==> flow/design.v <==
module tpumac
    #(parameter BITS_AB=8,
    parameter BITS_C=16)
    (
    input clk, rst_n, WrEn, en,
    input signed [BITS_AB-1:0] Ain,
    input signed [BITS_AB-1:0] Bin,
    input signed [BITS_C-1:0] Cin,
    output reg signed [BITS_AB-1:0] Aout,
    output reg signed [BITS_AB-1:0] Bout,
    output reg signed [BITS_C-1:0] Cout
    );
    logic signed [BITS_C-1:0] AxB, CPAB;
    always_ff @(posedge clk, negedge rst_n) begin
        if (!rst_n) begin
            Aout <= 0;
            Bout <= 0;
        end else if (en) begin
            Aout <= Ain;
            Bout <= Bin;
        end
    end
    always_ff @(posedge clk, negedge rst_n) begin
        if (!rst_n) begin
            Cout <= 0;
        end else if (WrEn) begin
            Cout <= Cin;
        end else if (en) begin
            Cout <= CPAB;
        end 
    end
    always_comb begin
        AxB = Ain * Bin;
        CPAB = AxB + Cout;
    end
endmodule
module systolic_array
#(
parameter BITS = 8,
parameter DIM = 32
)
(
input clk,rst_n,en,
input [DIM-1:0][BITS-1:0] A,
input [DIM-1:0][BITS-1:0] B,
output [DIM-1:0][DIM-1:0][BITS*2-1:0] Cout
);
logic [DIM-1:0][DIM-1:0][BITS-1:0] MACAin, MACBin, MACAout, MACBout;
logic [DIM-1:0][DIM-1:0][BITS*2-1:0] MACCout;
assign Cout = MACCout;
genvar gi, gj;
generate
    for (gi = 0 ; gi < DIM ; gi++) begin : row
        for (gj = 0 ; gj < DIM ; gj++) begin : col
            tpumac #(.BITS_AB(BITS), .BITS_C(BITS*2)) iDUT (
                .clk(clk), .rst_n(rst_n), .WrEn(1'b0), .en(en),
                .Ain(MACAin[gi][gj]), .Bin(MACBin[gi][gj]), .Cin({(BITS*2){1'b0}}),
                .Aout(MACAout[gi][gj]), .Bout(MACBout[gi][gj]), .Cout(MACCout[gi][gj])
            );
        end
    end
endgenerate
always_comb begin : ABCManager
    for (int i = 0 ; i < DIM ; i++) begin
        MACAin[i][0] = A[i];
        MACBin[0][i] = B[i];
    end
    for (int i = 0 ; i < DIM ; i++) begin
        for (int j = 1 ; j < DIM ; j++) begin
            MACAin[i][j] = MACAout[i][j-1];
        end
    end
    for (int i = 1 ; i < DIM ; i++) begin
        for (int j = 0 ; j < DIM ; j++) begin
            MACBin[i][j] = MACBout[i-1][j]; 
        end
    end
end
endmodule
module layoutA
#(
    parameter BITS = 8,  
    parameter DIM = 32  
)
(
    input [DIM-1:0][DIM-1:0][BITS-1:0] INA,
    input [$clog2(DIM):0] m, n, 
    output logic [DIM-1:0][DIM*2-2:0][BITS-1:0] OUTA
);
always_comb begin : ConnectionsA
    for (int row = 0 ; row < DIM ; row++) begin
        for (int col = 0 ; col < DIM*2-1 ; col++) begin
            if (col >= DIM*2-1-n-row && col <= DIM*2-2-row && row < m) begin
                OUTA[row][col] = INA[row][DIM*2-2-col-row];
            end else begin
                OUTA[row][col] = 0;
            end
        end
    end
end
endmodule
module layoutB
#(
    parameter BITS = 8,  
    parameter DIM = 32  
)
(
    input [DIM-1:0][DIM-1:0][BITS-1:0] INB,
    input [$clog2(DIM):0] n, p, 
    output logic [DIM*2-2:0][DIM-1:0][BITS-1:0] OUTB
);
always_comb begin : ConnectionsB
    for (int row = 0 ; row < DIM ; row++) begin
        for (int col = 0 ; col < DIM*2-1 ; col++) begin
            if (col >= DIM*2-1-n-row && col <= DIM*2-2-row && row < p) begin
                OUTB[col][row] = INB[DIM*2-2-col-row][row];
            end else begin
                OUTB[col][row] = 0;
            end
        end
    end
end
endmodule
module MATMUL 
#(
    parameter BITS = 8,  
    parameter DIM = 32  
)
(
    input clk, rst_n, en,
    input [$clog2(DIM):0] m, n, p,
    input [DIM-1:0][DIM-1:0][BITS-1:0] matrixDataA,
    input [DIM-1:0][DIM-1:0][BITS-1:0] matrixDataB,
    output logic [DIM-1:0][DIM-1:0][BITS-1:0] dataOut,
    output logic done
);
logic [$clog2(DIM*4):0] count;
logic [DIM-1:0][BITS-1:0] Ain, Bin;
logic [DIM-1:0][DIM-1:0][BITS*2-1:0] Cout;
logic [DIM-1:0][DIM*2-2:0][BITS-1:0] OUTA;
logic [DIM*2-2:0][DIM-1:0][BITS-1:0] OUTB;
layoutA #(.BITS(BITS), .DIM(DIM))
LayoutADUT (.INA(matrixDataA),.m(m),.n(n),.OUTA(OUTA));
layoutB #(.BITS(BITS), .DIM(DIM))
LayoutBDUT (.INB(matrixDataB),.n(n),.p(p),.OUTB(OUTB));
systolic_array #(.BITS(BITS), .DIM(DIM))
SysArrayDUT (.clk(clk), .rst_n(rst_n), .en(en), .A(Ain), .B(Bin), .Cout(Cout));
always @(posedge clk, negedge rst_n) begin
    if (!rst_n) begin
        count <= 0;
    end else if (done) begin
        count <= 0;
    end else if (en == 1) begin
        count <= count + 1;
    end
end
always_comb begin : DataFeeder
    for (int i = 0 ; i < DIM ; i++) begin
        if (count <= DIM*2-2) begin
            Ain[i] = OUTA[i][DIM*2-2-count];
            Bin[i] = OUTB[DIM*2-2-count][i];
        end else begin
            Ain[i] = 0;
            Bin[i] = 0;
        end
    end
    for (int i = 0 ; i < DIM ; i++) begin
        for (int j = 0 ; j < DIM ; j++) begin
            dataOut[i][j] = Cout[i][j] >> BITS;  
        end
    end
end
always_comb begin : howdone
    done = count == m+n+p-2 ? 1 : 0;
end
endmodule
module matmul_top
#(
    parameter BITS = 8,
    parameter DIM = 4
)
(
    input clk, rst_n, en,
    input [$clog2(DIM):0] m, n, p,
    input [DIM*DIM*BITS-1:0] mat_a,
    input [DIM*DIM*BITS-1:0] mat_b,
    output [DIM*DIM*BITS-1:0] mat_c,
    output done
);
MATMUL #(.BITS(BITS), .DIM(DIM)) u_matmul (
    .clk(clk), .rst_n(rst_n), .en(en),
    .m(m), .n(n), .p(p),
    .matrixDataA(mat_a), .matrixDataB(mat_b),
    .dataOut(mat_c), .done(done)
);
endmodule
# == Reports on matmul_top ==
# What the tools print for matmul_top, step after step.
# Line numbers count from 1 in the design file above.
# Operators carry their Yosys type and port widths (W data, S select, Z words).
# Cell names lack the library's common part.
# A cell with n/a has no value.
# design
top_module,matmul_top
clk_port,clk
library,sky130hd
lib_corner,tt_025C_1v80

# == Word-level counts ==
# Counts by Yosys on the flattened word-level netlist (proc, flatten, opt, wreduce; memories kept). Register bits leave out memories and registers merged into their read ports (data or address). Print and check cells are left out. Cells with the same type and inputs are merged into one.
# bits
ff_bits,453
input_bits,268
wordCells,228
# op_classes
addsub,31
mul,16
compare,31
eq_ne,1
shift,8
n_mux,55
reduce_and_logical,45
# op_table
op,count
$mul A8 B8 Y16,16
$shiftx A224 B32 Y8,6
$mux W8,52
$ge A1 B32 Y1 const A,8
$add A16 B16 Y16,16
$ge A2 B32 Y1 const A,8
$shiftx A224 B11 Y8,1
$shiftx A224 B9 Y8,1
$ge A3 B32 Y1 const A,6
$sub A32 B2 Y32 const B,2
$add A32 B5 Y32 const B,2
$logic_and A1 B1 Y1,44
$sub A32 B1 Y32 const B,1
$eq A5 B32 Y1,1
$add A7 B32 Y32 const A,1
$add A8 B32 Y32 const A,1
$lt A1 B3 Y1 const A,4
$add A11 B5 Y12 const B,1
$lt A2 B3 Y1 const A,4
$add A7 B9 Y10 const A,1
$mux W5,2
$sub A3 B5 Y6 const A,1
$sub A5 B2 Y6 const B,1
$add A4 B3 Y5,1
$add A5 B1 Y5 const B,1
$le A5 B3 Y1 const B,1
$add A3 B3 Y4,1
$sub A3 B3 Y4 const A,1
# Other operator kinds: 2; their cells: 2.

# == Longest topological paths ==
# Depth = most cells in a row (Yosys ltp): at word level without a register or memory, in the mapped netlist without a sequential cell, where the memories' decode and read muxes count.
# depth
ltp_word,9
abc_area,1
depth_mapped,44
mapped_depth_nobuf,41

# == Netlist ==
# Yosys stat after the flow's synthesis: flattened, memories mapped to cells. It holds for the ABC_AREA given above (unset counts as 0); a run with the other value may have another netlist.
# mapped
cells,9315
synth_area_um2,73137.6
sequential_area_um2,11335.9
flip_flops,453
n_buf,496
# by_type
cell,count,type_area_um2
fa_1,1141,2.28E+04
dfrtp_1,453,1.13E+04
nand2_1,2231,8.37E+03
ha_1,615,7694.88
inv_1,2038,7.65E+03
o21ai_0,632,3.16E+03
nand3_1,359,1.8E+03
nor2_1,436,1636.57
a21oi_1,277,1386.33
xnor2_1,143,1.25E+03
xor2_1,139,1.22E+03
clkbuf_1,307,1.15E+03
buf_4,132,990.95
o211ai_1,56,420.403
nand4_1,56,350.336
or2_2,38,237.728
a31oi_1,33,206.448
buf_2,33,165.158
# Not listed: further types 34, cells in them 196.

# == Timing after synthesis ==
# OpenSTA on the mapped netlist: ideal clock, no wires. The path of least setup slack (recovery checks aside). Input and output delay are each 20% of the period. Register names are those of the netlist, which keeps one name where synthesis merged equal registers.
# synth_timing
path_kind,in2reg
startpoint,in n[1]
endpoint,reg u_matmul.SysArrayDUT.row[0].col[0].iDUT.Cout[14]
clock_period_ns,11.0
input_delay_ns,2.200
setup_time_ns,0.133
launch_ns,2.200
arrival_time_ns,8.655
t_required_ns,10.867
path_slack_ns,2.212
delay_ns,6.588
driving_pins,35
path_buffers,0
period_less_setup_slack_ns,8.788
# "delay_ns" = arrival - input delay + setup time.
# "driving_pins": output pins that drive a net of the path, with the launching flip-flop's if there is one; two outputs of one cell count as two.
# "period_less_setup_slack_ns" is the clock period less the worst setup slack; recovery checks do not enter. This is arithmetic on one report: input and output delays are still those of the set period (20% each).
# At most two assigning lines are given for a register; there are more.
# synth_between
cell_sequence,inv_1 -> ha_1 -> inv_1 -> ha_1 -> nand4_4 -> inv_1 -> nand2_2 -> nor2_1 -> nand2_1 -> nand2_1 -> nand2_1 -> nand2_1 -> nand2_1 -> nor2_1 -> nand2_1 -> nor2_1 -> inv_1 -> fa_1 -> fa_1 -> inv_1 -> fa_1 -> fa_1 -> inv_1 -> fa_1 -> inv_1 -> ha_1 -> a21oi_1 -> nand2_1 -> a21oi_1 -> o21ai_0 -> a21oi_1 -> nor2_1 -> nor2_1 -> xor2_1 -> o21ai_0
# synth_lines
item,line,rtl
start: declaration,184,"input [$clog2(DIM):0] m, n, p,"
end: assignment,25,Cout <= 0;
end: assignment,27,Cout <= Cin;
end: declaration,11,output reg signed [BITS_C-1:0] Cout
# Chain of elaborated cells between the ends: none given.

# == Timing after layout ==
# From the final timing report of run 3: the path of least setup slack in the routed layout; clock arrival at registers is part of the times.
# layout_timing
path_kind,in2reg
startpoint,in n[2]
endpoint,reg u_matmul.SysArrayDUT.row[0].col[0].iDUT.Cout[14]
clock_period_ns,15.9
input_delay_ns,3.18
setup_time_ns,0.15
launch_ns,3.18
arrival_time_ns,11.93
t_required_ns,16.44
path_slack_ns,4.51
driving_pins,35
path_buffers,1
# At most two assigning lines are given for a register; there are more.
# layout_between
cell_sequence,clkdlybuf4s50_1 -> ha_1 -> inv_1 -> o21ai_2 -> nand4_4 -> nor2_2 -> nand3_1 -> nand2_1 -> nand2_1 -> nand2_1 -> nand2_1 -> nand2_1 -> nand2_1 -> nor2_1 -> nand2_1 -> nor2_1 -> inv_1 -> fa_1 -> fa_1 -> inv_1 -> fa_1 -> fa_1 -> inv_1 -> fa_1 -> inv_1 -> ha_1 -> a21oi_1 -> nand2_1 -> a21oi_1 -> o21ai_0 -> a21oi_1 -> nor2_1 -> nor2_1 -> xor2_1 -> o21ai_0
# layout_lines
item,line,rtl
start: declaration,184,"input [$clog2(DIM):0] m, n, p,"
end: assignment,25,Cout <= 0;
end: assignment,27,Cout <= Cin;
end: declaration,11,output reg signed [BITS_C-1:0] Cout
# Chain of elaborated cells between the ends: none given.

# Top module matmul_top; platform sky130hd; tools Yosys and OpenROAD; 3 stored runs in no particular order. Input and output delays are each 20% of the period that was set; the output load is 0.01 pF.
# "period_less_ws_ns" = clock period - worst setup slack. The figure is calculated, with input and output delays left at 20% of the set period.
# "worst_path_time_ns": the worst setup path's part of the clock period (all of it between registers, 20% less for each end at a port) less its slack. A launch clock that arrives late makes it longer, a capture clock that arrives late makes it shorter.
# "final_power_w": no workload was simulated; the value follows from the tool's default switching activity.
# Settings: . = not set for that run.
# A result given as . is not shown for that run.
item,run 1,run 2,run 3
ABC_AREA,0,.,1
CELL_PAD_IN_SITES_DETAIL_PLACEMENT,0,1,1
CORE_UTILIZATION,48,71,32
CTS_CLUSTER_SIZE,85,39,11
GPL_ROUTABILITY_DRIVEN,0,0,1
GPL_TIMING_DRIVEN,0,0,1
MIN_ROUTING_LAYER,met2,met2,.
PLACE_DENSITY_LB_ADDON,0.26,0.07,0.09
SETUP_SLACK_MARGIN,2.58,.,.
SLEW_MARGIN,10,20,0
period_ns,8.89,13.4,15.9
CAP_MARGIN,20,20,5
CORE_MARGIN,2,6,4
CELL_PAD_IN_SITES_GLOBAL_PLACEMENT,.,3,1
CORE_ASPECT_RATIO,.,0.75,1.07
CTS_CLUSTER_DIAMETER,.,31,249
MAX_ROUTING_LAYER,.,met4,met4
TNS_END_PERCENT,.,90,.
fin_ws_ns,.,.,4.508
ws_hold_ns,.,.,0.481
worst_path_time_ns,.,.,8.21
worst_path_kind,.,.,in2reg
die_area_um2,.,.,236272.0
final_power_w,.,.,0.016192
period_less_ws_ns,.,.,11.392
synthArea_um2,.,.,73137.6
layout_stdcell_area_um2,.,.,80199.4
# Run 1: unfinished; error GRT-0116 in routing
# Run 2: unfinished; error FLW-0024 in placement
